==> flow/design.v <==
`timescale 1ns / 1ps
module ADD (
    input [31:0] a,
    input [31:0] b,
    output [32:0] sum
);
    assign sum = a + b;
endmodule
module SUB (
    input [31:0] a,
    input [31:0] b,
    output [32:0] diff
);
    assign diff = a - b;
endmodule
module AND (
    input [31:0] a,
    input [31:0] b,
    output [31:0] res
);
    assign res = a & b;
endmodule
module OR (
    input [31:0] a,
    input [31:0] b,
    output [31:0] res
);
    assign res = a | b;
endmodule
module XOR (
    input [31:0] a,
    input [31:0] b,
    output [31:0] res
);
    assign res = a ^ b;
endmodule
module NOT (
    input [31:0] a,
    output [31:0] res
);
    assign res = ~a;
endmodule
module SLA (
    input [31:0] a,
    input  b,
    output [31:0] res
);
    assign res = a << b;
endmodule
module SRA (
    input [31:0] a,
    input  b,
    output [31:0] res
);
    wire [31:0] y,resu;
    assign y = a;
    assign resu = y >> b;
    assign res = {a[31],resu[30:0]};
endmodule
module SRL (
    input [31:0] a,
    input  b,
    output [31:0] res
);
    assign res = a >> b;
endmodule
module ALU (
    input [31:0] a,
    input [31:0] b,
    input [3:0] opcode,
    input en,
    output reg [31:0] res
);
    wire [31:0] ano,oro,xoo,noo,slao,srao,srlo;
    wire [32:0] ado,suo;
    ADD func1(a,b,ado);
    SUB func2(a,b,suo);
    AND func3(a,b,ano);
    OR func4(a,b,oro);
    XOR func5(a,b,xoo);
    NOT func6(a,noo);
    SLA func7(a,b[0],slao);
    SRA func8(a,b[0],srao);
    SRL func9(a,b[0],srlo);
    always @(*) begin
        case(opcode)
            4'b0000: res = ado[31:0];
            4'b0001: res = suo[31:0];
            4'b0010: res = ano;
            4'b0011: res = oro;
            4'b0100: res = xoo;
            4'b0101: res = noo;
            4'b0110: res = slao;
            4'b0111: res = srao;
            4'b1000: res = srlo;
            4'b1001: res = a + 4;
            4'b1010: res = a - 4;
            4'b1011: res = a;
            default: res = 32'd0;
        endcase
    end
endmodule
module regBank (
    input clk,
    input reset,
    input [4:0] rd1,
    input [4:0] rd2,
    input [4:0] wr,
    input [31:0] data_in,
    input we,
    input re1,
    input re2,
    output [31:0] data_out1,
    output [31:0] data_out2,
    input [1:0] incdec
    );
    reg [31:0] regi [1:15];
    reg [31:0] sp;
    wire [31:0] temp = 32'd0;
    always @(posedge clk) begin
        if(we) begin
            if(wr != 5'd0 && wr < 5'd16) regi[wr] <= data_in;
        end
    end
    always @(posedge clk) begin
        if(reset) sp <= 32'd900;
        else if(incdec == 2'b01) begin
            sp <= sp + 32'd4;
        end
        else if(incdec == 2'b10) begin
            sp <= sp - 32'd4;
        end
        else if(we && wr == 5'd16) sp <= data_in;
    end
    function [31:0] rdreg(input [4:0] r);
        if(r == 5'd0 || r > 5'd16) rdreg = 32'd0;
        else if(r == 5'd16) rdreg = sp;
        else rdreg = regi[r[3:0]];
    endfunction
    assign data_out1 = re1 ? rdreg(rd1) : temp;
    assign data_out2 = re2 ? rdreg(rd2) : temp;
endmodule
module CheckReg (
    input clk,
    input re,
    input we,
    input [31:0] data_in,
    output [31:0] data_out
);
    reg [31:0] data;
    wire [31:0] temp = 32'd0;
    always @(posedge clk) begin
        if(we) data <= data_in;
    end
    assign data_out = re ? data : temp;
endmodule
module CheckRegR (
    input clk,
    input reset,
    input re,
    input we,
    input [31:0] data_in,
    output [31:0] data_out
);
    reg [31:0] data;
    wire [31:0] temp = 32'd0;
    always @(posedge clk) begin
        if(reset) data <= 32'd0;
        else if(we) data <= data_in;
    end
    assign data_out = re ? data : temp;
endmodule
module regdecoder (
    input [31:0] ir,
    output [4:0] rd1,
    output [4:0] rd2,
    output [4:0] wr
);
    assign rd1 = (ir[31:28] == 4'b0101 || ir[31:28] == 4'b0111)?5'b10000:ir[27:23];
    assign rd2 = (ir[31:28] == 4'b0110)?5'd16:(ir[31:28] == 4'b0101)?ir[27:23]:ir[22:18];
    assign wr = (ir[31:28] == 0) ? ir[17:13] : (ir[31:28] == 4'b0101)?ir[27:23]:ir[22:18];
endmodule
`timescale 1ns / 1ps
module signextend1 (
    input [13:0] imm1,
    input en,
    output [31:0] extout
);
    assign extout = imm1[13] ? {18'b111111111111111111,imm1} : {18'd0,imm1};
endmodule
module signextend2 (
    input [27:0] imm2,
    input en,
    output [31:0] extout
);
    assign extout = imm2[27] ? {{2'b11,imm2},{2'b00}} : {{2'd0,imm2},2'b00}; 
endmodule
module signextend3 (
    input [8:0] shamt,
    input en,
    output [31:0] extout
);
    assign extout = shamt[8] ? {23'b11111111111111111111111,shamt} : {23'd0,shamt};
endmodule
module signextend4 (
    input [18:0] shamt1,
    input en,
    output [31:0] extout
);
    assign extout = shamt1[18] ? {11'b11111111111,shamt1,2'd0} : {11'd0,shamt1,2'd0};
endmodule
module pcselect (
    input [31:0] lmdo,npco,
    input select,
    output [31:0] pco
);
    assign pco = (select == 1'b1) ? lmdo : npco;
endmodule
module Mux2_1 (
    input [31:0] in1,
    input [31:0] in2,
    input sel,
    output [31:0] out
);
    assign out = sel ? in2 : in1;
endmodule
module Mux4_1 (
    input [31:0] in1,
    input [31:0] in2,
    input [31:0] in3,
    input [31:0] in4,
    input [1:0] sel,
    output [31:0] out
);
    assign out = (sel == 2'b00) ? in1 : (sel == 2'b01) ? in2 : (sel == 2'b10) ? in3 : in4;
endmodule
`timescale 1ns / 1ps
module incr (
    input [31:0] in,
    output [31:0] out
);
    assign out = in + 4;
endmodule
module conditionb (
    input [31:0] val,
    input [2:0] cond,
    output flag
);
    assign flag = (cond == 3'b000) ? 1'b0 : (cond == 3'b001) ? (val[31] ) ? 1'b1 : 1'b0 : (cond == 3'b010) ? (val[31] == 0) ? 1'b1 : 1'b0 : (cond == 3'b011) ? (val == 0 ) ? 1'b1 : 1'b0 : 1'b1;
endmodule
`timescale 1ns / 1ps
module controlunit (
    input clk,
    input en,
    input reset,
    input [31:0] ir,
    output reg pcre,pcwe,npcre,npcwe,regbwe,regbre1,regbre2,sgen,alumux1sel,alumux2sel,aluoutre,aluoutwe,Are,Awe,Bre,Bwe,dmemwe,lmdre,lmdwe,reginmuxsel,irwe,
    output reg [1:0] immmuxsel,
    output reg [3:0] alusel,
    output reg [2:0] cond,
    output reg [1:0] incdec,
    output reg swap,select,
    output halted
);
    reg [3:0] mainstate;
    reg [3:0] substate;
    reg [31:0] irst;
    assign halted = (mainstate == 4'd12);
    always @(posedge clk) begin
        if(reset) begin
            mainstate <= 4'd0;
            substate <= 4'd0;
            {pcre,pcwe,npcre,npcwe,regbwe,regbre1,regbre2,sgen,alumux1sel,alumux2sel,aluoutre,aluoutwe,Are,Awe,Bre,Bwe,dmemwe,lmdre,lmdwe,reginmuxsel,irwe} <= 21'd0;
            immmuxsel <= 2'd0;
            alusel <= 4'd0;
            cond <= 3'd0;
            incdec <= 2'd0;
            swap <= 1'b0;
            select <= 1'b0;
        end
        else begin
        case (mainstate)
            4'd0: begin
                if(en) begin
                pcre <= 1;
                npcwe <= 1;
                irwe <= 1;
                mainstate <= 4'd1;
                end
            end 
            4'd1: begin
                pcre <= 1;
                npcwe <= 0;
                irwe <= 0;
                mainstate <= 4'd2;
                select <= 1'd0;
            end
            4'd2: begin
                irst <= ir;
                if(ir[31:28] == 4'b1000) mainstate <= 4'd4;
                else mainstate <= ir[31:28] + 3;
                pcre <= 0;
            end
            4'd3: begin
                case (substate)
                    4'd0: begin
                        regbwe <= 0;
                        regbre1 <= 1;
                        regbre2 <= 1;
                        substate <= 4'd1;
                        sgen <= 1'b1;
                        Awe <= 1;
                        Bwe <= 1;
                        immmuxsel <= 2'b10;
                    end 
                    4'd1: begin
                        regbre1 <= 0;
                        regbre2 <= 0;
                        substate <= 4'd2;
                        Awe <= 0;
                        Bwe <= 0;
                        Are <= 1;
                        Bre <= 1;
                        alumux1sel <= 0;
                        alumux2sel <= 0;
                        alusel <= irst[3:0];
                    end
                    4'd2: begin
                        substate <= 4'd3;
                        aluoutwe <= 1;
                    end
                    4'd3: begin
                        substate <= 4'd4;
                        aluoutwe <= 0;
                        aluoutre <= 1;
                        reginmuxsel <= 1;
                        cond <= 3'b000;
                        npcre <= 1;
                        pcwe <= 1;
                        regbwe <= 1;
                    end
                    4'd4: begin
                        substate <= 4'd0;
                        mainstate <= 4'd0;
                        aluoutre <= 0;
                        reginmuxsel <= 0;
                        cond <= 3'b000;
                        npcre <= 0;
                        pcwe <= 0;
                        regbwe <= 0;
                    end
                    default: 
                    substate <= 4'd0;
                endcase
            end
            4'd4: begin
                case (substate)
                    4'd0: begin
                        regbwe <= 0;
                        regbre1 <= 1;
                        regbre2 <= 0;
                        substate <= 4'd1;
                        sgen <= 1'b1;
                        Awe <= 1;
                        Bwe <= 0;
                        immmuxsel <= 2'b00;
                    end
                    4'd1: begin
                        regbre1 <= 0;
                        substate <= 4'd2;
                        Awe <= 0;
                        Are <= 1;
                        alumux1sel <= 0;
                        alumux2sel <= 1;
                        alusel <= irst[3:0];
                    end
                    4'd2: begin
                        substate <= 4'd3;
                        aluoutwe <= 1;
                    end
                    4'd3: begin
                        substate <= 4'd4;
                        aluoutwe <= 0;
                        aluoutre <= 1;
                        reginmuxsel <= 1;
                        cond <= 3'b000;
                        npcre <= 1;
                        pcwe <= 1;
                        regbwe <= 1;
                    end
                    4'd4: begin
                        substate <= 4'd0;
                        mainstate <= 4'd0;
                        aluoutre <= 0;
                        reginmuxsel <= 0;
                        cond <= 3'b000;
                        npcre <= 0;
                        pcwe <= 0;
                        regbwe <= 0;
                    end
                    default:
                    substate <= 4'd0;
                endcase
            end 
            4'd5 : begin
                case (substate)
                    4'd0: begin
                        regbwe <= 0;
                        regbre1 <= 1;
                        regbre2 <= 1;
                        substate <= 4'd1;
                        sgen <= 1'b1;
                        Awe <= 1;
                        Bwe <= 1;
                        immmuxsel <= 2'b00;
                    end
                    4'd1: begin
                        regbre1 <= 0;
                        regbre2 <= 0;
                        substate <= 4'd2;
                        Awe <= 0;
                        Are <= 1;
                        Bwe <= 0;
                        Bre <= 1;
                        alumux1sel <= 0;
                        alumux2sel <= 1;
                        alusel <= 4'd0;
                    end
                    4'd2: begin
                        substate <= 4'd3;
                        aluoutwe <= 1;
                    end
                    4'd3: begin
                        aluoutwe <= 0;
                        aluoutre <= 1;
                        cond <= 3'b000;
                        npcre <= 1;
                        pcwe <= 1;
                        if(irst[0]==0) begin
                            substate <= 4'd4;
                            lmdwe <= 1'b1;
                            lmdre <= 1'b1;
                            reginmuxsel <= 1'b0;
                        end
                        else begin
                            substate <= 4'd5;
                            dmemwe <= 1'b1;
                        end
                    end
                    4'd4: begin
                        lmdwe <= 1'b0;
                        regbwe <= 1'b1;
                        substate <= 4'd6;
                    end
                    4'd5: begin
                        dmemwe <= 1'b0;
                        regbwe <= 1'b0;
                        substate <= 4'd6;
                    end
                    4'd6: begin
                        substate <= 4'd0;
                        mainstate <= 4'd0;
                        aluoutre <= 0;
                        cond <= 3'b000;
                        npcre <= 0;
                        pcwe <= 0;
                        regbwe <= 0;
                    end
                    default:
                    substate <= 4'd0;
                endcase
            end
            4'd6 : begin
                case (substate)
                    4'd0: begin
                        sgen <= 1'b1;
                        regbwe <= 0;
                        immmuxsel <= 2'b01;
                        substate <= 4'd1;
                        npcre <= 1'b1;
                        alumux1sel <= 1'b1;
                        alumux2sel <= 1'b1;
                        alusel <= 4'd0;
                        aluoutwe <= 1'b1;
                    end 
                    4'd1: begin
                        substate <= 4'd2;
                        aluoutwe <= 0;
                        aluoutre <= 1'b1;
                        cond <= 3'b100;
                        pcwe <= 1'b1;
                        regbwe <= 1'b0;
                    end
                    4'd2: begin
                        substate <= 4'd0;
                        aluoutre <= 0;
                        cond <= 3'b000;
                        npcre <= 0;
                        pcwe <= 0;
                        regbwe <= 0;
                        mainstate <= 4'd0;
                    end
                    default: 
                    substate <= 4'd0;
                endcase
            end
            4'd7: begin
                case (substate)
                    4'd0: begin
                        regbwe <= 0;
                        regbre1 <= 1;
                        regbre2 <= 0;
                        substate <= 4'd1;
                        sgen <= 1'b1;
                        Awe <= 1;
                        Bwe <= 0;
                        immmuxsel <= 2'b11;
                    end
                    4'd1: begin
                        regbre1 <= 0;
                        substate <= 4'd2;
                        npcre <= 1'b1;
                        Awe <= 0;
                        Are <= 1;
                        alumux1sel <= 1;
                        alumux2sel <= 1;
                        alusel <= 4'd0;
                        aluoutwe <= 1'b1;
                        cond <= irst[2:0] + 1;
                    end
                    4'd2: begin
                        substate <= 4'd3;
                        aluoutwe <= 0;
                        aluoutre <= 1'b1;
                        pcwe <= 1'b1;
                        regbwe <= 1'b0;
                    end
                    4'd3: begin
                        substate <= 4'd0;
                        aluoutre <= 0;
                        cond <= 3'b000;
                        npcre <= 0;
                        pcwe <= 0;
                        regbwe <= 0;
                        mainstate <= 4'd0;
                    end
                    default: 
                    substate <= 4'd0;
                endcase
            end
            4'd8: begin
                case (substate)
                    4'd0: begin
                        regbwe <= 0;
                        regbre1 <= 0;
                        regbre2 <= 1;
                        Awe <= 0;
                        Bwe <= 1;
                        if(irst[0] == 1'b0) begin
                        incdec <= 2'b10;
                        substate <= 4'd1;
                        end
                        else begin
                        incdec <= 2'b01;
                        substate <= 4'd2;
                        end
                    end
                    4'd1: begin
                        regbre2 <= 0;
                        substate <= 4'd3;
                        Are <= 1;
                        aluoutwe <= 1'b0;
                        regbre1 <= 1'b1;
                        Awe <= 1'b1;
                        alumux1sel <= 1'b0;
                        alusel <= 4'b1001;
                        incdec <= 2'b00;
                        Bwe <= 1'b0;
                    end
                    4'd3: begin
                        regbre2 <= 0;
                        substate <= 4'd4;
                        Are <= 1;
                        aluoutwe <= 1'b1;
                        regbre1 <= 1'b0;
                        Awe <= 1'b0;
                    end
                    4'd4: begin
                        substate <= 4'd5;
                        aluoutre <= 1'b1;
                        Bre <= 1;
                        dmemwe <= 1'b1;
                        npcre <= 1'b1;
                        pcwe <= 1'b1;
                        cond <= 3'b000;
                    end
                    4'd5: begin
                        substate <= 4'd0;
                        mainstate <= 4'd0;
                        aluoutre <= 0;
                        dmemwe <= 1'b0;
                        npcre <= 0;
                        pcwe <= 0;
                        cond <= 3'b000;
                    end
                    4'd2: begin
                        regbre2 <= 0;
                        substate <= 4'd6;
                        Are <= 1;
                        aluoutwe <= 1'b0;
                        regbre1 <= 1'b1;
                        Awe <= 1'b1;
                        alumux1sel <= 1'b0;
                        alusel <= 4'b1011;
                        incdec <= 2'b00;
                    end
                    4'd6: begin
                        regbre2 <= 0;
                        substate <= 4'd7;
                        Are <= 1;
                        aluoutwe <= 1'b1;
                        regbre1 <= 1'b0;
                        Awe <= 1'b0;
                    end
                    4'd7: begin
                        substate <= 4'd8;
                        aluoutre <= 1'b1;
                        Bre <= 0;
                        npcre <= 1'b1;
                        pcwe <= 1'b1;
                        cond <= 3'b000;
                        lmdwe <= 1'b1;
                    end
                    4'd8: begin
                        substate <= 4'd9;
                        aluoutre <= 0;
                        npcre <= 0;
                        pcwe <= 0;
                        cond <= 3'b000;
                        lmdwe <= 1'b0;
                        lmdre <= 1'b1;
                        reginmuxsel <= 1'b0;
                        regbwe <= 1'b1;
                    end
                    4'd9: begin
                        substate <= 4'd0;
                        mainstate <= 4'd0;
                        lmdre <= 1'b0;
                        reginmuxsel <= 1'b0;
                        regbwe <= 1'b0;
                        cond <= 3'b000;
                        npcre <= 0;
                        pcwe <= 0;
                        Bwe <= 0;
                    end
                    default: 
                    substate <= 4'd0;
                endcase
            end
            4'd9: begin
                case (substate)
                    4'd0: begin
                        incdec <= 2'b00;
                        regbwe <= 0;
                        substate <= 4'd1;
                        sgen <= 1'b1;
                        npcre <= 1'b1;
                    end 
                    4'd1: begin
                        substate <= 4'd2;
                        regbre2 <= 1'b1;
                        Awe <= 1;
                        Bwe <= 1;
                        alumux1sel <= 1'b1;
                        alusel <= 4'b1011;
                        Are <= 1'b1;
                        Bre <= 1'b1;
                        incdec <= 2'b00;
                    end
                    4'd2: begin
                        substate <= 4'd3;
                        aluoutwe <= 1'b1;
                        aluoutre <= 1'b1;
                        regbre1 <= 1'b0;
                        Awe <= 1'b0;
                        Bwe <= 1'b0;
                    end
                    4'd3: begin
                        substate <= 4'd4;
                        aluoutwe <= 1'b0;
                        aluoutre <= 1'b1;
                        swap <= 1'b1;
                        dmemwe <= 1'b1;
                    end
                    4'd4: begin
                        substate <= 4'd5;
                        aluoutre <= 1;
                        dmemwe <= 1'b1;
                        swap <= 1'b1;
                        npcre <= 1'b1;
                        pcwe <= 1'b0;
                        cond <= 3'b000;
                    end
                    4'd5: begin
                        swap <= 0;
                        dmemwe <= 0;
                        substate <= 4'd6;
                        npcre <= 1'b1;
                        cond <= 3'b000;
                        sgen <= 1'b1;
                        immmuxsel <= 2'b01;
                        alumux1sel <= 1'b1;
                        alumux2sel <= 1'b1;
                        alusel <= 4'b0000;
                        aluoutwe <= 1'b1;
                        aluoutre <= 1'b1;
                        incdec <= 2'b10;
                    end
                    4'd6: begin
                        substate <= 4'd7;
                        aluoutwe <= 1'b0;
                        aluoutre <= 1'b1;
                        Awe <= 1'b0;
                        Bwe <= 1'b0;
                        cond <= 3'b100;
                        regbwe <= 1'b0;
                        pcwe <= 1'b1;
                        incdec <= 2'b00;
                    end
                    4'd7: begin
                        substate <= 4'd0;
                        aluoutre <= 0;
                        cond <= 3'b000;
                        npcre <= 0;
                        pcwe <= 0;
                        regbwe <= 0;
                        mainstate <= 4'd0;
                    end
                    default:
                    substate <= 4'd0; 
                endcase
            end
            4'd10: begin
                case (substate)
                    4'd0: begin
                        substate <= 4'd1;
                        regbre1 <= 1'b1;
                        Awe <= 1'b1;
                        Are <= 1'b1;
                        alumux1sel <= 1'b0;
                        alusel <= 4'b1001;
                        incdec <= 2'b00;
                    end
                    4'd1: begin
                        substate <= 4'd2;
                        aluoutwe <= 1'b1;
                        aluoutre <= 1'b1;
                        regbre1 <= 1'b0;
                        Awe <= 1'b0;
                        incdec <= 2'b01;
                    end
                    4'd2: begin
                        substate <= 4'd3;
                        aluoutwe <= 1'b0;
                        aluoutre <= 1'b1;
                        regbre2 <= 1'b0;
                        Bwe <= 1'b0;
                        Bre <= 1'b0;
                        incdec <= 2'b00;
                        lmdwe <= 1'b1;
                    end
                    4'd3: begin
                        substate <= 4'd4;
                        aluoutre <= 0;
                        lmdwe <= 1'b0;
                        lmdre <= 1'b1;
                        reginmuxsel <= 1'b0;
                        regbwe <= 1'b0;
                        select <= 1'b1;
                        cond <= 3'b000;
                        npcre <= 1'b1;
                        pcwe <= 1'b1;
                    end
                    4'd4: begin
                        substate <= 4'd0;
                        mainstate <= 4'd0;
                        lmdre <= 1'b0;
                        select <= 1'b0;
                        pcwe <= 0;
                    end
                    default: 
                    substate <= 4'd0;
                endcase
            end
            4'd12: begin
                mainstate <= mainstate;
            end
            4'd13: begin
                case (substate)
                    4'd0: begin
                        cond <= 3'b000;
                        npcre <= 1'b1;
                        pcwe <= 1'b1;
                        substate <= 4'd1;
                    end 
                    4'd1: begin
                        substate <= 0;
                        mainstate <= 0;
                        npcre <= 0;
                        pcwe <= 0;
                    end
                    default: 
                    substate <= 4'd0;
                endcase
            end
        endcase
    end
    end
endmodule
`timescale 1ns / 1ps
module topmodule (
    input clk,
    input en,reset,
    output [31:0] imem_addr,
    input  [31:0] imem_rdata,
    output [31:0] dmem_addr,
    output [31:0] dmem_wdata,
    output dmem_we,
    input  [31:0] dmem_rdata,
    output halted
);
    wire pcre,pcwe,npcre,npcwe,regbwe,regbre1,regbre2,sgen,alumux1sel,alumux2sel,aluoutre,aluoutwe,Are,Awe,Bre,Bwe,dmemwe,lmdre,lmdwe,reginmuxsel,irwe,swap,select;
    wire [1:0] immmuxsel,incdec;
    wire [3:0] alusel;
    wire [2:0] cond;
    wire [31:0] ir;
    controlunit cu(clk,en,reset,ir,pcre,pcwe,npcre,npcwe,regbwe,regbre1,regbre2,sgen,alumux1sel,alumux2sel,aluoutre,aluoutwe,Are,Awe,Bre,Bwe,dmemwe,lmdre,lmdwe,reginmuxsel,irwe,immmuxsel,alusel,cond,incdec,swap,select,halted);
    datapath dp(clk,reset,pcre,pcwe,npcre,npcwe,regbwe,regbre1,regbre2,sgen,alumux1sel,alumux2sel,aluoutre,aluoutwe,Are,Awe,Bre,Bwe,dmemwe,lmdre,lmdwe,reginmuxsel,irwe,immmuxsel,cond,alusel,ir,incdec,swap,select,
                imem_addr,imem_rdata,dmem_addr,dmem_wdata,dmem_we,dmem_rdata);
endmodule
`timescale 1ns / 1ps
module datapath (
    input clk,
    input reset,
    input pcre,pcwe,npcre,npcwe,regbwe,regbre1,regbre2,sgen,alumux1sel,alumux2sel,aluoutre,aluoutwe,Are,Awe,Bre,Bwe,dmemwe,lmdre,lmdwe,reginmuxsel,irwe,
    input [1:0] immmuxsel,
    input[2:0] cond,
    input [3:0] alusel,
    output [31:0] dpout,
    input [1:0] incdec,
    input swap,select,
    output [31:0] imem_addr,
    input  [31:0] imem_rdata,
    output [31:0] dmem_addr,
    output [31:0] dmem_wdata,
    output dmem_we,
    input  [31:0] dmem_rdata
);
    wire [4:0] rd1,rd2,wr;
    wire flag;
    wire [31:0] pcdatout,npcout,pcplus4,irout,inst,regbdata_out1,regbdata_out2,sg1out,sg2out,sg3out,sg4out,siexval,alumux1out,alumux2out,aluresult,aluoutout,Aout,Bout,dmemout,pcdatin,lmdout,regbdata_in,pcin;
    CheckRegR pc(clk,reset,pcre,pcwe,pcdatin,pcdatout);
    incr pcp4(pcdatout,pcplus4);
    CheckReg npc(clk,npcre,npcwe,pcplus4,npcout);
    assign imem_addr = pcdatout;
    assign inst = imem_rdata;
    assign dpout = inst;
    CheckReg ir(clk,1'b1,irwe,inst,irout);
    regdecoder rd(irout,rd1,rd2,wr);
    regBank regb(clk,reset,rd1,rd2,wr,regbdata_in,regbwe,regbre1,regbre2,regbdata_out1,regbdata_out2,incdec);
    CheckReg A(clk,Are,Awe,regbdata_out1,Aout);
    CheckReg B(clk,Bre,Bwe,regbdata_out2,Bout);
    signextend1 sg1(irout[17:4],sgen,sg1out);
    signextend2 sg2(irout[27:0],sgen,sg2out);
    signextend3 sg3(irout[12:4],sgen,sg3out);
    signextend4 sg4(irout[22:4],sgen,sg4out);
    Mux4_1 immmux(sg1out,sg2out,sg3out,sg4out,immmuxsel,siexval);
    Mux2_1 alumux1(Aout,npcout,alumux1sel,alumux1out);
    Mux2_1 alumux2(Bout,siexval,alumux2sel,alumux2out);
    ALU alu(alumux1out,alumux2out,alusel,1'b1,aluresult);
    CheckReg aluout(clk,aluoutre,aluoutwe,aluresult,aluoutout);
    assign dmem_addr = swap ? Bout : aluoutout;
    assign dmem_wdata = swap ? aluoutout : Bout;
    assign dmem_we = dmemwe;
    assign dmemout = dmem_rdata;
    CheckReg LMD(clk,lmdre,lmdwe,dmemout,lmdout);
    conditionb cdb(Aout,cond,flag);
    Mux2_1 pcmux(npcout,aluoutout,flag,pcin);
    pcselect selector(lmdout,pcin,select,pcdatin);
    Mux2_1 reginmux(lmdout,aluoutout,reginmuxsel,regbdata_in);
endmodule
# From RTL to reports: topmodule
# Each step is given for the RTL above and for the edited RTL.
# "before" refers to lines of the RTL above, "after" to lines of the edited file.
# "delta" is "after" less "before", of the values as shown; "change_rel_pct" is that difference over "before", in percent.
# Not given: n/a
[design]
top_module = "topmodule"
clock = "clk"
library = "sky130hd"
pvt_corner = "tt_025C_1v80"

# The edit
# Unified diff, file above to edited file.
# This change comes from a script, not from a designer. The edited design behaves differently; no optimisation was intended.
# begin of diff
@@ -95,5 +95,5 @@
             4'b1000: res = srlo;
             4'b1001: res = a + 4;
-            4'b1010: res = a - 4;
+            4'b1010: res = a ^ 4;
             4'b1011: res = a;
             default: res = 32'd0;
# end of diff

# Word level
# Source: Yosys, flattened and elaborated, memories not mapped. Widths are those after wreduce. Registers that Yosys merges into a memory's read port (data or address) are not register bits. Print and check cells do not count. Equal cells are merged and count once.
# Memory sizes are those after Yosys's memory passes, which may raise the word count (mostly to a power of two), join words into wider ones and drop unused or constant bits.
[word_totals]
columns = ["item", "before", "after", "delta", "change_rel_pct"]
rows = [
  ["n_memories", 1, 1, 0, 0.00],
  ["regBits", 300, 300, 0, 0.00],
  ["ram_bits", 480, 480, 0, 0.00],
  ["latch_bits", 0, 0, 0, "n/a"],
  ["clocked_rd_ports_x_width", 0, 0, 0, "n/a"],
  ["rom_bits", 0, 0, 0, "n/a"],
]
[classes]
columns = ["item", "before", "after", "delta", "change_rel_pct"]
rows = [
  ["add_sub_neg", 9, 8, -1, -11.11],
  ["shift", 2, 2, 0, 0.00],
  ["mul", 0, 0, 0, "n/a"],
  ["mux", 159, 159, 0, 0.00],
  ["eq_ne", 131, 131, 0, 0.00],
  ["n_cmp", 3, 3, 0, 0.00],
  ["n_logic", 7, 8, 1, 14.29],
  ["n_reduce_logical", 98, 98, 0, 0.00],
  ["n_div", 0, 0, 0, "n/a"],
]
[mem_list]
columns = ["item", "before", "after"]
rows = [
  ["memory_list", "dp.regb.regi 15x32 r2 w1", "dp.regb.regi 15x32 r2 w1"],
]
[ops]
columns = ["op", "before", "after", "delta", "change_rel_pct"]
rows = [
  ["1-bit NOT", 3, 4, 1, 33.33],
  ["32-bit by 3-bit subtractor with 32-bit output with constant B", 2, 1, -1, -50.00],
  ["1-bit two-way mux", 32, 32, 0, 0.00],
  ["1-bit case mux with 2-bit select", 31, 31, 0, 0.00],
  ["32-bit two-way mux", 27, 27, 0, 0.00],
  ["2-bit by 1-bit inequality test with 1-bit output with constant B", 26, 26, 0, 0.00],
  ["2-bit OR reduction", 23, 23, 0, 0.00],
  ["3-bit by 1-bit inequality test with 1-bit output with constant B", 21, 21, 0, 0.00],
  ["3-bit by 2-bit inequality test with 1-bit output with constant B", 16, 16, 0, 0.00],
  ["4-bit by 3-bit == test with 1-bit output with constant B", 15, 15, 0, 0.00],
  ["4-bit two-way mux", 14, 14, 0, 0.00],
  ["2-bit inequality test with constant B", 14, 14, 0, 0.00],
  ["3-bit OR reduction", 13, 13, 0, 0.00],
  ["4-bit == test with constant B", 12, 12, 0, 0.00],
  ["3-bit inequality test with constant B", 8, 8, 0, 0.00],
  ["1-bit case mux with 3-bit select", 8, 8, 0, 0.00],
  ["2-bit two-way mux", 7, 7, 0, 0.00],
  ["4-bit by 2-bit == test with 1-bit output with constant B", 6, 6, 0, 0.00],
  ["3-bit two-way mux", 5, 5, 0, 0.00],
  ["2-bit AND reduction", 5, 5, 0, 0.00],
  ["4-bit AND reduction", 5, 5, 0, 0.00],
  ["6-bit AND reduction", 5, 5, 0, 0.00],
  ["3-bit nonzero test", 5, 5, 0, 0.00],
  ["4-bit zero test", 4, 4, 0, 0.00],
  ["5-bit two-way mux", 4, 4, 0, 0.00],
  ["2-bit case mux with 2-bit select", 4, 4, 0, 0.00],
  ["5-bit AND reduction", 4, 4, 0, 0.00],
  ["5-bit OR reduction", 4, 4, 0, 0.00],
]
# Not every row of either side is listed.

# Depth
# Yosys ltp: most cells in a row. Word level: on the elaborated netlist, between registers, memories and ports. Mapped: between sequential cells and ports; inverters and the memories' decode and read muxes count.
[depth]
columns = ["item", "before", "after", "delta", "change_rel_pct"]
rows = [
  ["ltp_word", 9, 9, 0, 0.00],
  ["ABC_AREA", "0", "0", "n/a", "n/a"],
  ["ltp_mapped", 21, 25, 4, 19.05],
  ["mapped_depth_nobuf", 19, 21, 2, 10.53],
]

# Synthesis result
# The flow's flattened synthesis, as Yosys stat reports it; memories are mapped. The netlist is that of the ABC_AREA named above (0 if unset); the other value can give another one.
[mapped]
columns = ["item", "before", "after", "delta", "change_rel_pct"]
rows = [
  ["stdcells", 4789, 4669, -120, -2.51],
  ["ff_cells", 787, 787, 0, 0.00],
  ["n_buf", 424, 430, 6, 1.42],
  ["sequential_area_um2", 22521.6, 22521.6, 0.0, 0.00],
  ["mapped_area_um2", 47426.7, 46090.5, -1336.2, -2.82],
]
[types]
columns = ["cell", "before", "after", "delta", "change_rel_pct"]
rows = [
  ["sky130_fd_sc_hd__a21oi_1", 245, 314, 69, 28.16],
  ["sky130_fd_sc_hd__nand2_1", 369, 414, 45, 12.20],
  ["sky130_fd_sc_hd__nand2b_1", 71, 27, -44, -61.97],
  ["sky130_fd_sc_hd__o22ai_1", 86, 47, -39, -45.35],
  ["sky130_fd_sc_hd__o21ai_0", 541, 505, -36, -6.65],
  ["sky130_fd_sc_hd__nor2_1", 304, 269, -35, -11.51],
  ["sky130_fd_sc_hd__o211ai_1", 120, 85, -35, -29.17],
  ["sky130_fd_sc_hd__mux2i_1", 311, 277, -34, -10.93],
  ["sky130_fd_sc_hd__a22o_1", 7, 36, 29, 414.29],
  ["sky130_fd_sc_hd__ha_1", 133, 106, -27, -20.30],
  ["sky130_fd_sc_hd__clkbuf_1", 331, 351, 20, 6.04],
  ["sky130_fd_sc_hd__a221oi_1", 25, 38, 13, 52.00],
  ["sky130_fd_sc_hd__a32oi_1", 42, 31, -11, -26.19],
  ["sky130_fd_sc_hd__xor2_1", 37, 26, -11, -29.73],
  ["sky130_fd_sc_hd__o221ai_1", 238, 248, 10, 4.20],
  ["sky130_fd_sc_hd__o31ai_1", 21, 12, -9, -42.86],
  ["sky130_fd_sc_hd__or4_1", 4, 13, 9, 225.00],
  ["sky130_fd_sc_hd__nor3_1", 56, 64, 8, 14.29],
]
# Not every row of either side is listed.
# By module: a second synthesis without flattening, with its own total; a netlist apart from the flattened one above.
[unflattened]
columns = ["item", "before", "after", "delta", "change_rel_pct"]
rows = [
  ["cells_unflattened", 4639, 4496, -143, -3.08],
  ["area_unflattened_um2", 55253.0, 54389.7, -863.3, -1.56],
]
# Rows give one instance, submodules left out.
[modules_before]
columns = ["module", "mod_area_um2", "n_cells", "instances"]
rows = [
  ["regBank", 25652.1, 1563, 1],
  ["CheckReg", 1216.2, 67, 6],
  ["ALU", 4177.8, 613, 1],
  ["controlunit", 3704.8, 512, 1],
  ["Mux2_1", 544.3, 36, 4],
  ["SUB", 2024.4, 302, 1],
  ["ADD", 1901.8, 274, 1],
  ["CheckRegR", 1375.1, 138, 1],
  ["datapath", 1328.8, 105, 1],
  ["Mux4_1", 814.5, 39, 1],
  ["incr", 590.6, 84, 1],
  ["pcselect", 544.3, 36, 1],
  ["SLA", 535.5, 36, 1],
  ["SRL", 535.5, 36, 1],
]
# before: Further modules, not shown: 12.
[modules_after]
columns = ["module", "mod_area_um2", "n_cells", "instances"]
rows = [
  ["regBank", 25652.1, 1563, 1],
  ["CheckReg", 1216.2, 67, 6],
  ["controlunit", 3704.8, 512, 1],
  ["ALU", 3404.5, 500, 1],
  ["Mux2_1", 544.3, 36, 4],
  ["SUB", 2024.4, 302, 1],
  ["ADD", 1811.7, 244, 1],
  ["CheckRegR", 1375.1, 138, 1],
  ["datapath", 1328.8, 105, 1],
  ["Mux4_1", 814.5, 39, 1],
  ["incr", 590.6, 84, 1],
  ["pcselect", 544.3, 36, 1],
  ["SLA", 535.5, 36, 1],
  ["SRL", 535.5, 36, 1],
]
# after: Further modules, not shown: 12.

# Timing after synthesis
# Source: OpenSTA report_checks on the synthesized netlist (no wires, ideal clock, input and output delay 20% of the period each), path of least setup slack; recovery checks are left aside. Register names are those of the netlist, which keeps one name where synthesis merged equal registers.
[synth_path]
columns = ["item", "before", "after", "delta", "change_rel_pct"]
rows = [
  ["kind", "reg2reg", "reg2reg", "n/a", "n/a"],
  ["startpoint", "register cu.alusel[1]", "register cu.alumux2sel", "n/a", "n/a"],
  ["endpoint", "register dp.aluout.data[28]", "register dp.aluout.data[30]", "n/a", "n/a"],
  ["required_ps", 5229, 5238, 9, 0.17],
  ["delay_ps", 4842, 5148, 306, 6.32],
  ["setup_time_ps", 271, 262, -9, "n/a"],
  ["clock_period_ps", 5500, 5500, 0, 0.00],
  ["stages", 16, 21, 5, 31.25],
  ["launch_ps", 0, 0, 0, "n/a"],
  ["arrival_ps", 4571, 4886, 315, 6.89],
  ["slack_ps", 658, 352, -306, "n/a"],
  ["period_less_setup_slack_ps", 4842, 5148, 306, 6.32],
]
# "delay_ps" = arrival - input delay + setup time.
# "stages": output pins that drive a net of the path, with the launching flip-flop's if there is one; two outputs of one cell count as two.
# "period_less_setup_slack_ps" = period - worst setup slack (recovery checks aside). The figure is calculated, with input and output delays left at 20% of the set period.
# Between the ends stands the longest chain of elaborated cells between them, by number of cells; it is not shown to be the way that was timed. Of several equally long chains one is given.
# Each line given opens the expression or statement behind the cell; cells for indexed reads and writes are added by Yosys, which also makes memories of some case tables.
# A register here has more assigning lines than the two given.
[synth_via_before]
path_cell_list = "sky130_fd_sc_hd__dfxtp_1 > sky130_fd_sc_hd__clkbuf_1 > sky130_fd_sc_hd__clkbuf_1 > sky130_fd_sc_hd__nand2_1 > sky130_fd_sc_hd__nor2_1 > sky130_fd_sc_hd__ha_1 > sky130_fd_sc_hd__clkbuf_1 > sky130_fd_sc_hd__a21o_1 > sky130_fd_sc_hd__a221o_1 > sky130_fd_sc_hd__a31oi_1 > sky130_fd_sc_hd__a211oi_1 > sky130_fd_sc_hd__a211o_1 > sky130_fd_sc_hd__a41oi_1 > sky130_fd_sc_hd__mux2i_1 > sky130_fd_sc_hd__a2111oi_0 > sky130_fd_sc_hd__o21ai_1"
elab_chain_len = 2
cone_cells = 13
cone_lines = 1
[synth_rtl_before]
columns = ["item", "line", "rtl"]
rows = [
  ["start, declared", 259, "output reg [3:0] alusel,"],
  ["start, assigned", 326, "alusel <= irst[3:0];"],
  ["start, assigned", 375, "alusel <= irst[3:0];"],
  ["4-bit == test", 86, "case(opcode)"],
  ["32-bit case mux with 12-bit select", 86, ""],
  ["end, assigned", 153, "if(we) data <= data_in;"],
  ["end, declared", 150, "reg [31:0] data;"],
]
[synth_via_after]
path_cell_list = "sky130_fd_sc_hd__dfxtp_1 > sky130_fd_sc_hd__clkbuf_1 > sky130_fd_sc_hd__nor2b_1 > sky130_fd_sc_hd__buf_2 > sky130_fd_sc_hd__buf_2 > sky130_fd_sc_hd__nand2_1 > sky130_fd_sc_hd__o21ai_1 > sky130_fd_sc_hd__clkbuf_1 > sky130_fd_sc_hd__clkbuf_1 > sky130_fd_sc_hd__ha_1 > sky130_fd_sc_hd__inv_1 > sky130_fd_sc_hd__fa_1 > sky130_fd_sc_hd__a21o_1 > sky130_fd_sc_hd__a221oi_1 > sky130_fd_sc_hd__o21ba_2 > sky130_fd_sc_hd__o221ai_1 > sky130_fd_sc_hd__a21o_1 > sky130_fd_sc_hd__a311o_1 > sky130_fd_sc_hd__a41oi_1 > sky130_fd_sc_hd__or4_1 > sky130_fd_sc_hd__nand3_1"
elab_chain_len = 3
cone_cells = 9
[synth_rtl_after]
columns = ["item", "line", "rtl"]
rows = [
  ["start, declared", 257, "output reg pcre,pcwe,npcre,npcwe,regbwe,regbre1,regbre2,sgen,alumux1sel,alumux2sel,aluoutre,aluoutwe,Are,Awe,B ..."],
  ["start, assigned", 325, "alumux2sel <= 0;"],
  ["start, assigned", 374, "alumux2sel <= 1;"],
  ["32-bit two-way mux", 225, "assign out = sel ? in2 : in1;"],
  ["32-bit subtractor", 14, "assign diff = a - b;"],
  ["32-bit case mux with 12-bit select", 86, "case(opcode)"],
  ["end, assigned", 153, "if(we) data <= data_in;"],
  ["end, declared", 150, "reg [31:0] data;"],
]

# Timing after layout
# From the final timing report of the runs of pair A: the path of least setup slack in the routed layout; clock arrival at registers is part of the times.
# The path's times are printed in steps of 10 ps; the period is the one set.
[layout_path]
columns = ["item", "before", "after", "delta", "change_rel_pct"]
rows = [
  ["kind", "reg2reg", "reg2reg", "n/a", "n/a"],
  ["startpoint", "register cu.immmuxsel", "register cu.immmuxsel", "n/a", "n/a"],
  ["endpoint", "register dp.aluout.data[26]", "register dp.aluout.data[21]", "n/a", "n/a"],
  ["required_ps", 6060, 5970, -90, -1.49],
  ["stages", 20, 19, -1, -5.00],
  ["launch_ps", 680, 720, 40, 5.88],
  ["setup_time_ps", 130, 250, 120, "n/a"],
  ["arrival_ps", 5860, 5640, -220, -3.75],
  ["slack_ps", 200, 330, 130, "n/a"],
  ["clock_period_ps", 5500, 5500, 0, 0.00],
]
# Where an end lacks its bit number, it is one bit of the signal, or one of the new flip-flops if synthesis recoded a state register.
# Between the ends stands the longest chain of elaborated cells between them, by number of cells; it is not shown to be the way that was timed. Of several equally long chains one is given.
# A register here has more assigning lines than the two given.
[layout_via_before]
path_cell_list = "sky130_fd_sc_hd__dfxtp_1 > sky130_fd_sc_hd__buf_4 > sky130_fd_sc_hd__inv_2 > sky130_fd_sc_hd__a21oi_1 > sky130_fd_sc_hd__o22a_1 > sky130_fd_sc_hd__inv_1 > sky130_fd_sc_hd__nor3_2 > sky130_fd_sc_hd__nand3_1 > sky130_fd_sc_hd__o41a_1 > sky130_fd_sc_hd__xnor2_1 > sky130_fd_sc_hd__ha_1 > sky130_fd_sc_hd__a21o_1 > sky130_fd_sc_hd__a21oi_1 > sky130_fd_sc_hd__o21ai_0 > sky130_fd_sc_hd__o41ai_2 > sky130_fd_sc_hd__a21oi_1 > sky130_fd_sc_hd__a41o_1 > sky130_fd_sc_hd__and2_1 > sky130_fd_sc_hd__or4b_1 > sky130_fd_sc_hd__nand3_1"
elab_chain_len = 7
cone_cells = 15
[layout_rtl_before]
columns = ["item", "line", "rtl"]
rows = [
  ["start, declared", 258, "output reg [1:0] immmuxsel,"],
  ["start, assigned", 274, "immmuxsel <= 2'd0;"],
  ["start, assigned", 314, "immmuxsel <= 2'b10;"],
  ["2-bit == test", 235, "assign out = (sel == 2'b00) ? in1 : (sel == 2'b01) ? in2 : (sel == 2'b10) ? in3 : in4;"],
  ["32-bit two-way mux (3 in a row)", 235, ""],
  ["32-bit two-way mux", 225, "assign out = sel ? in2 : in1;"],
  ["32-bit subtractor", 14, "assign diff = a - b;"],
  ["32-bit case mux with 12-bit select", 86, "case(opcode)"],
  ["end, assigned", 153, "if(we) data <= data_in;"],
  ["end, declared", 150, "reg [31:0] data;"],
]
[layout_via_after]
path_cell_list = "sky130_fd_sc_hd__dfxtp_1 > sky130_fd_sc_hd__buf_4 > sky130_fd_sc_hd__a211oi_1 > sky130_fd_sc_hd__o21ai_0 > sky130_fd_sc_hd__a32o_1 > sky130_fd_sc_hd__nor4_1 > sky130_fd_sc_hd__buf_4 > sky130_fd_sc_hd__nand2_1 > sky130_fd_sc_hd__o31ai_1 > sky130_fd_sc_hd__xnor2_1 > sky130_fd_sc_hd__ha_1 > sky130_fd_sc_hd__nand3_1 > sky130_fd_sc_hd__nor2_1 > sky130_fd_sc_hd__nand2_1 > sky130_fd_sc_hd__o311ai_0 > sky130_fd_sc_hd__a21o_1 > sky130_fd_sc_hd__a21oi_1 > sky130_fd_sc_hd__xnor2_1 > sky130_fd_sc_hd__a221o_1"
[layout_rtl_after]
columns = ["item", "line", "rtl"]
rows = [
  ["start, declared", 258, "output reg [1:0] immmuxsel,"],
  ["start, assigned", 274, "immmuxsel <= 2'd0;"],
  ["start, assigned", 314, "immmuxsel <= 2'b10;"],
  ["end, assigned", 153, "if(we) data <= data_in;"],
  ["end, declared", 150, "reg [31:0] data;"],
]
# after: No chain of elaborated cells between the ends is given.

# Flow runs
# Both versions went through the flow (Yosys, OpenROAD) with the same settings in each pair. Constraints: input delay and output delay 20% of the set period each, output load 0.01 pF.
[settings_pair_A]
CORE_UTILIZATION = 40
PLACE_DENSITY = 0.6
period_ns = 5.5
CAP_MARGIN = 20
CORE_MARGIN = 2
SLEW_MARGIN = 20
[measured_pair_A]
columns = ["item", "before", "after", "delta", "change_rel_pct"]
rows = [
  ["cell_area_final_um2", 54491.0, 53010.8, -1480.2, -2.72],
  ["achieved_period_ps", 5303, 5172, -131, -2.47],
  ["final_setup_ws_ps", 197, 328, 131, "n/a"],
  ["synthesis_area_um2", 47426.7, 46090.5, -1336.2, -2.82],
  ["dieArea_um2", 121337.0, 117958.0, -3379.0, -2.78],
  ["design_power_uw", 24314, 25873, 1559, 6.41],
  ["total_negative_slack_ps", 0, 0, 0, "n/a"],
  ["ws_hold_ps", 479, 439, -40, "n/a"],
  ["utilization_frac", 0.463, 0.464, 0.001, "n/a"],
]
[settings_pair_B]
CELL_PAD_IN_SITES_DETAIL_PLACEMENT = 1
CELL_PAD_IN_SITES_GLOBAL_PLACEMENT = 2
CORE_UTILIZATION = 31
CTS_CLUSTER_DIAMETER = 52
CTS_CLUSTER_SIZE = 96
GPL_ROUTABILITY_DRIVEN = 0
GPL_TIMING_DRIVEN = 0
MAX_ROUTING_LAYER = "met4"
PLACE_DENSITY_LB_ADDON = 0.25
SETUP_SLACK_MARGIN = 0.74
period_ns = 3.52
CAP_MARGIN = 20
CORE_MARGIN = 2
SLEW_MARGIN = 20
[measured_pair_B]
columns = ["item", "before", "after", "delta", "change_rel_pct"]
rows = [
  ["cell_area_final_um2", 63833.7, 62917.8, -915.9, -1.43],
  ["achieved_period_ps", 4827, 4909, 82, 1.70],
  ["final_setup_ws_ps", -1307, -1389, -82, "n/a"],
  ["synthesis_area_um2", 47426.7, 46090.5, -1336.2, -2.82],
  ["dieArea_um2", 156136.0, 151780.0, -4356.0, -2.79],
  ["design_power_uw", 48423, 53136, 4713, 9.73],
  ["total_negative_slack_ps", -27989, -35290, -7301, "n/a"],
  ["ws_hold_ps", 480, 443, -37, "n/a"],
  ["utilization_frac", 0.42, 0.426, 0.006, "n/a"],
]
# "achieved_period_ps" means the clock period less the worst setup slack. The figure is calculated, with input and output delays left at 20% of the set period.
# "design_power_uw" rests on the timing tool's default activity at the inputs, not on a simulated workload.
